==> flow/design.v <==
module ANDarray (regDst, ALUSrc, memToReg, regWrite, memRead, memWrite, branch, ALUOp1, ALUOp2, op);
	input[5:0] op;
	output regDst, ALUSrc, memToReg, regWrite, memRead, memWrite, branch, ALUOp1, ALUOp2;
	wire Rformat, lw, sw, beq;
	assign Rformat = (~op[0]) & (~op[1]) & (~op[2]) & (~op[3]) & (~op[4]) & (~op[5]), lw = (op[0]) & (op[1]) & (~op[2]) & (~op[3]) & (~op[4]) & (op[5]), sw = (op[0]) & (op[1]) & (~op[2]) & (op[3]) & (~op[4]) & (op[5]), beq = (~op[0]) & (~op[1]) & (op[2]) & (~op[3]) & (~op[4]) & (~op[5]);
	assign regDst = Rformat;
	assign ALUSrc = lw | sw;
	assign memToReg =  lw;
	assign regWrite = Rformat | lw;
	assign memRead = lw;
	assign memWrite = sw;
	assign branch = beq;
	assign ALUOp1 = Rformat;
	assign ALUOp2 = beq;
endmodule
module ALUControl(operation, ALUOp, ff);
	input[1:0] ALUOp;
	input [5:0] ff;
	output [2:0] operation;
	wire w0, w1, w2, w3;
	assign w0 = ff[0] | ff[3];
	assign operation[0] = ALUOp[1] & w0;
	assign w1 = ~ff[2];
	assign w2 = ~ALUOp[1];
	assign operation[1] = w2 | w1;
	assign w3 = ff[1] & ALUOp[1];
	assign operation[2] = w3 | ALUOp[0];
endmodule
module ALU32Bit(zero, carryOut, result, a, b, op);
	input [31:0] a, b;
	input [2:0] op;
	output reg [31:0] result;
	output zero, carryOut;
	reg carryOut;
	assign zero = (result == 0) ? 1 : 0;
	always @(a or b or op)
	begin
		carryOut = 1'b0;
		case(op)
			0: result = a & b;
			1: result = a | b;
			2: {carryOut, result[31:0]} = a + b;
			6: {carryOut, result[31:0]} = a - b;
			7: result = a < b ? 1 : 0;
			default: result = 0;
		endcase
	end
endmodule
module ALUUnit(clock, ALUOp, funct, a, b, result, zero, carryOut);
	input clock;
	input [1:0] ALUOp;
	input [5:0] funct;
	input [31:0] a, b;
	output reg [31:0] result;
	output reg zero, carryOut;
	reg [1:0] aluOpQ;
	reg [5:0] functQ;
	reg [31:0] aQ, bQ;
	wire [2:0] operation;
	wire [31:0] aluResult;
	wire aluZero, aluCarry;
	ALUControl ctl(operation, aluOpQ, functQ);
	ALU32Bit alu(aluZero, aluCarry, aluResult, aQ, bQ, operation);
	always @(posedge clock)
	begin
		aluOpQ <= ALUOp;
		functQ <= funct;
		aQ <= a;
		bQ <= b;
		result <= aluResult;
		zero <= aluZero;
		if (operation == 3'd2 || operation == 3'd6)
			carryOut <= aluCarry;
	end
endmodule
==> Step by step through the tools: ALUUnit <==
The steps from the RTL of ALUUnit to its reports follow in flow order.
Line numbers count from 1 in the design file above.
Cell names lack the library's common part.
{ "design": {"top_module": "ALUUnit", "clock_port": "clock", "lib": "sky130hd", "corner": "tt_025C_1v80"} }

==> Word-level counts <==
Counts by Yosys on the flattened word-level netlist (proc, flatten, opt, wreduce; memories kept). Register bits leave out memories and registers merged into their read ports (data or address); mux counts leave out enables and synchronous resets folded into registers. Print and check cells are left out. Cells with the same type and inputs are merged into one.
{ "classes": {"n_eq": 4, "n_mux": 4, "n_reduce_logical": 3, "compare": 1, "addsub": 2, "logic": 9} }
{ "ops": {"columns": ["operator", "n"], "rows": [
  ["parallel mux 32 bit (select 5 bit)", 1],
  ["adder 32 x 32 -> 33 bit", 1],
  ["subtractor 32 x 32 -> 33 bit", 1],
  ["less-than comparator 32 bit", 1],
  ["bitwise AND 32 bit", 1],
  ["OR 32 bit", 1],
  ["zero test 32 bit", 1],
  ["== test 3 bit with constant B", 2],
  ["OR 1 bit", 3],
  ["== test 3 x 1 -> 1 bit with constant B", 1],
  ["== test 3 x 2 -> 1 bit with constant B", 1],
  ["zero test 3 bit", 1],
  ["bitwise AND 1 bit", 2],
  ["NOT 1 bit", 2],
  ["parallel mux 1 bit (select 2 bit)", 1],
  ["2-to-1 mux 1 bit", 2],
  ["logical OR 1 bit", 1]
]} }
{ "bits": {"ff_bits": 104, "out_inout_bits": 34, "in_bits": 73, "wordCells": 30} }

==> Longest topological paths <==
Longest topological path by Yosys (ltp), each cell counted once; first at word level (registers and memories cut), then after technology mapping (sequential cells cut; the memories' decode and read muxes count).
{ "logic_depth": {"depth_word": 6, "ABC_AREA": 0, "mapped_depth": 15} }

==> Mapped cells and area <==
The flow's flattened synthesis, as Yosys stat reports it; memories are mapped. The netlist is that of the ABC_AREA named above (0 if unset); the other value can give another one.
The area totals of this step are shown rounded.
{ "mapped": {"n_buf": 41, "seq_area_mm2": 0.00209, "flip_flops": 104, "stdcells": 882, "synth_area_mm2": 0.00725} }
{ "types": {"columns": ["cell_type", "n", "area_total_um2"], "rows": [
  ["dfxtp_1", 103, 2.06E+03],
  ["ha_1", 100, 1251.2],
  ["a21oi_1", 88, 440.422],
  ["inv_1", 90, 337.824],
  ["nor2_1", 71, 266.506],
  ["nand2_1", 50, 187.68],
  ["o21ai_0", 35, 175.168],
  ["a21o_1", 19, 142.637],
  ["clkbuf_1", 30, 112.608],
  ["o211ai_1", 15, 112.608],
  ["a221oi_1", 12, 105.101],
  ["o221ai_1", 12, 105.101],
  ["o221a_2", 9, 101.347],
  ["nand3_1", 20, 100.096],
  ["a211oi_1", 13, 97.594],
  ["a211o_1", 10, 87.584],
  ["nor3_1", 17, 85.082],
  ["o21bai_1", 11, 82.579]
]} }
Other cell types: 60; their cells: 177.
By module: a second synthesis without flattening, with its own total; a netlist apart from the flattened one above.
{ "hier_totals": {"hier_cells": 828, "hier_area_mm2": 0.00714} }
Each row is one instance without its submodules.
{ "by_module": {"columns": ["mod", "area_mm2", "cells", "n_inst"], "rows": [
  ["ALU32Bit", 0.00497, 718, 1],
  ["ALUUnit", 0.00215, 107, 1],
  ["ALUControl", 0.0000188, 3, 1]
]} }

==> Path before layout <==
Source: OpenSTA report_checks on the synthesized netlist (no wires, ideal clock, input and output delay 20% of the period each), path of least setup slack; recovery checks are left aside. Register names are those of the netlist, which keeps one name where synthesis merged equal registers.
{ "synth_timing": {"kind": "reg-to-reg", "start": "reg aQ[0]", "end": "reg zero", "path_stages": 15, "n_path_buf": 0, "path_delay_ps": 3570, "setup_time_ps": 73, "arrival_ps": 3497, "setup_slack_ps": 1430, "tclk_ps": 5000, "synth_period_reached_ps": 3570} }
"path_delay_ps" is the arrival time less input delay plus setup time.
"path_stages" counts driving pins, that of a launching flip-flop among them; a cell with two outputs on the path counts twice.
"synth_period_reached_ps" = period - worst setup slack (recovery checks aside). The figure is calculated, with input and output delays left at 20% of the set period.
{ "synth_via": {"path_cell_list": "dfxtp_1 > inv_1 > ha_1 > fa_1 > or2_1 > a2111o_1 > and2_1 > a221oi_2 > o21ai_1 > or4_1 > or4_1 > nor4b_2 > and4b_1 > nand3_1 > nor3_2", "cone_cells": 9} }
{ "synth_lines": {"columns": ["element", "line_no", "rtl"], "rows": [
  ["start: declaration", 58, "reg [31:0] aQ, bQ;"],
  ["start: assignment", 68, "aQ <= a;"],
  ["end: assignment", 71, "zero <= aluZero;"],
  ["end: declaration", 55, "output reg zero, carryOut;"]
]} }
Chain of elaborated cells between the ends: none given.

==> Timing after layout <==
Path of least setup slack in the final report of run 2 (OpenROAD, finished layout, wires in). Where an end is a register, its clock arrival counts in the times.
The path's times are printed in steps of 10 ps; the period is the one set.
{ "layout_timing": {"kind": "reg-to-reg", "start": "reg aQ[4]", "end": "reg zero", "arrival_ps": 4760, "setup_slack_ps": 1580, "setup_time_ps": 60, "tclk_ps": 6050, "n_path_buf": 0, "path_stages": 14} }
{ "layout_via": {"path_cell_list": "dfxtp_1 > inv_1 > ha_1 > a21oi_1 > o211ai_1 > a21o_1 > o21a_1 > a2111oi_0 > nor3_1 > a2111oi_0 > nor2_1 > a2111oi_0 > nor2_1 > nor3_2", "cone_cells": 9} }
{ "layout_lines": {"columns": ["element", "line_no", "rtl"], "rows": [
  ["start: declaration", 58, "reg [31:0] aQ, bQ;"],
  ["start: assignment", 68, "aQ <= a;"],
  ["end: assignment", 71, "zero <= aluZero;"],
  ["end: declaration", 55, "output reg zero, carryOut;"]
]} }
Chain of elaborated cells between the ends: none given.

Hand-over note for ALUUnit

Below are 5 stored runs of the flow (Yosys, OpenROAD; platform sky130hd) on ALUUnit, each with its settings and what was measured, unordered. Constraints: input delay and output delay 20% of the set period each, output load 0.01 pF.
"achieved_period_ps" = clock period - worst setup slack. The figure is calculated, with input and output delays left at 20% of the set period.
"timing.worst_path_ps" = time allowed to the worst setup path (clock period - input delay - output delay, where it has them) - its slack; a late launch clock adds to it, a late capture clock takes from it.
"power_mw" is the tool's figure for a default switching activity; nothing was simulated.
"timing.worst_path_ps" is known to 10 ps.
The measured numbers are rounded.
[
  {
    "run": "run 1",
    "settings": { "ABC_AREA": 0, "CAP_MARGIN": 15, "CELL_PAD_IN_SITES_DETAIL_PLACEMENT": 1, "CELL_PAD_IN_SITES_GLOBAL_PLACEMENT": 3, "CORE_ASPECT_RATIO": 0.6, "CORE_MARGIN": 7, "CORE_UTILIZATION": 55, "CTS_CLUSTER_DIAMETER": 192, "GPL_ROUTABILITY_DRIVEN": 0, "GPL_TIMING_DRIVEN": 1, "HOLD_SLACK_MARGIN": 0.15, "MAX_ROUTING_LAYER": "met4", "MIN_ROUTING_LAYER": "met2", "PLACE_DENSITY_LB_ADDON": 0.13, "SETUP_SLACK_MARGIN": 0.56, "SLEW_MARGIN": 15, "TNS_END_PERCENT": 95, "period_ns": 7.63 },
    "outcome": "unfinished; error FLW-0024 in placement"
  },
  {
    "run": "run 2",
    "settings": { "ABC_AREA": 0, "CORE_ASPECT_RATIO": 0.88, "CORE_UTILIZATION": 72, "MAX_ROUTING_LAYER": "met5", "PLACE_DENSITY_LB_ADDON": 0.24, "SETUP_SLACK_MARGIN": 1.13, "SLEW_MARGIN": 0, "period_ns": 6.05, "CAP_MARGIN": 20, "CORE_MARGIN": 2 },
    "results": { "final_cell_area_mm2": 0.00864, "worst_hold_slack_ps": 624, "timing.worst_path_ps": 4470, "worst_setup_path_type": "reg-to-reg", "power_mw": 2.08, "die_area_mm2": 0.0109, "ws_setup_ps": 1580, "fin_util_pct": 88.0, "synth_chip_area_mm2": 0.00725, "achieved_period_ps": 4470, "setup_tns_ps": 0 }
  },
  {
    "run": "run 3",
    "settings": { "ABC_AREA": 0, "CAP_MARGIN": 0, "CELL_PAD_IN_SITES_DETAIL_PLACEMENT": 1, "CORE_MARGIN": 7, "CORE_UTILIZATION": 37, "CTS_CLUSTER_DIAMETER": 192, "GPL_ROUTABILITY_DRIVEN": 0, "GPL_TIMING_DRIVEN": 0, "MAX_ROUTING_LAYER": "met4", "MIN_ROUTING_LAYER": "met1", "PLACE_DENSITY_LB_ADDON": 0.13, "TNS_END_PERCENT": 10, "period_ns": 6.93, "SLEW_MARGIN": 20 },
    "results": { "timing.worst_path_ps": 4480, "worst_setup_path_type": "reg-to-reg", "power_mw": 1.77, "die_area_mm2": 0.0237, "ws_setup_ps": 2450, "achieved_period_ps": 4476, "fin_util_pct": 46.1, "final_cell_area_mm2": 0.00891, "synth_chip_area_mm2": 0.00725, "setup_tns_ps": 0, "worst_hold_slack_ps": 669 }
  },
  {
    "run": "run 4",
    "settings": { "CORE_UTILIZATION": 40, "period_ns": 5.0, "CAP_MARGIN": 20, "CORE_MARGIN": 2, "SLEW_MARGIN": 20 },
    "results": { "power_mw": 2.49, "synth_chip_area_mm2": 0.00725, "worst_hold_slack_ps": 637, "fin_util_pct": 49.2, "achieved_period_ps": 4285, "ws_setup_ps": 715, "final_cell_area_mm2": 0.00881, "die_area_mm2": 0.0192, "timing.worst_path_ps": 4280, "worst_setup_path_type": "reg-to-reg", "setup_tns_ps": 0 }
  },
  {
    "run": "run 5",
    "settings": { "ABC_AREA": 1, "CAP_MARGIN": 0, "CORE_MARGIN": 7, "CORE_UTILIZATION": 37, "GPL_TIMING_DRIVEN": 1, "MAX_ROUTING_LAYER": "met4", "PLACE_DENSITY_LB_ADDON": 0.13, "TNS_END_PERCENT": 10, "period_ns": 6.93, "SLEW_MARGIN": 20 },
    "results": { "ws_setup_ps": 3620, "fin_util_pct": 44.5, "achieved_period_ps": 3307, "final_cell_area_mm2": 0.0105, "timing.worst_path_ps": 3310, "worst_setup_path_type": "reg-to-reg", "synth_chip_area_mm2": 0.00887, "setup_tns_ps": 0, "power_mw": 1.90, "die_area_mm2": 0.0285, "worst_hold_slack_ps": 688 }
  }
]

End of note.
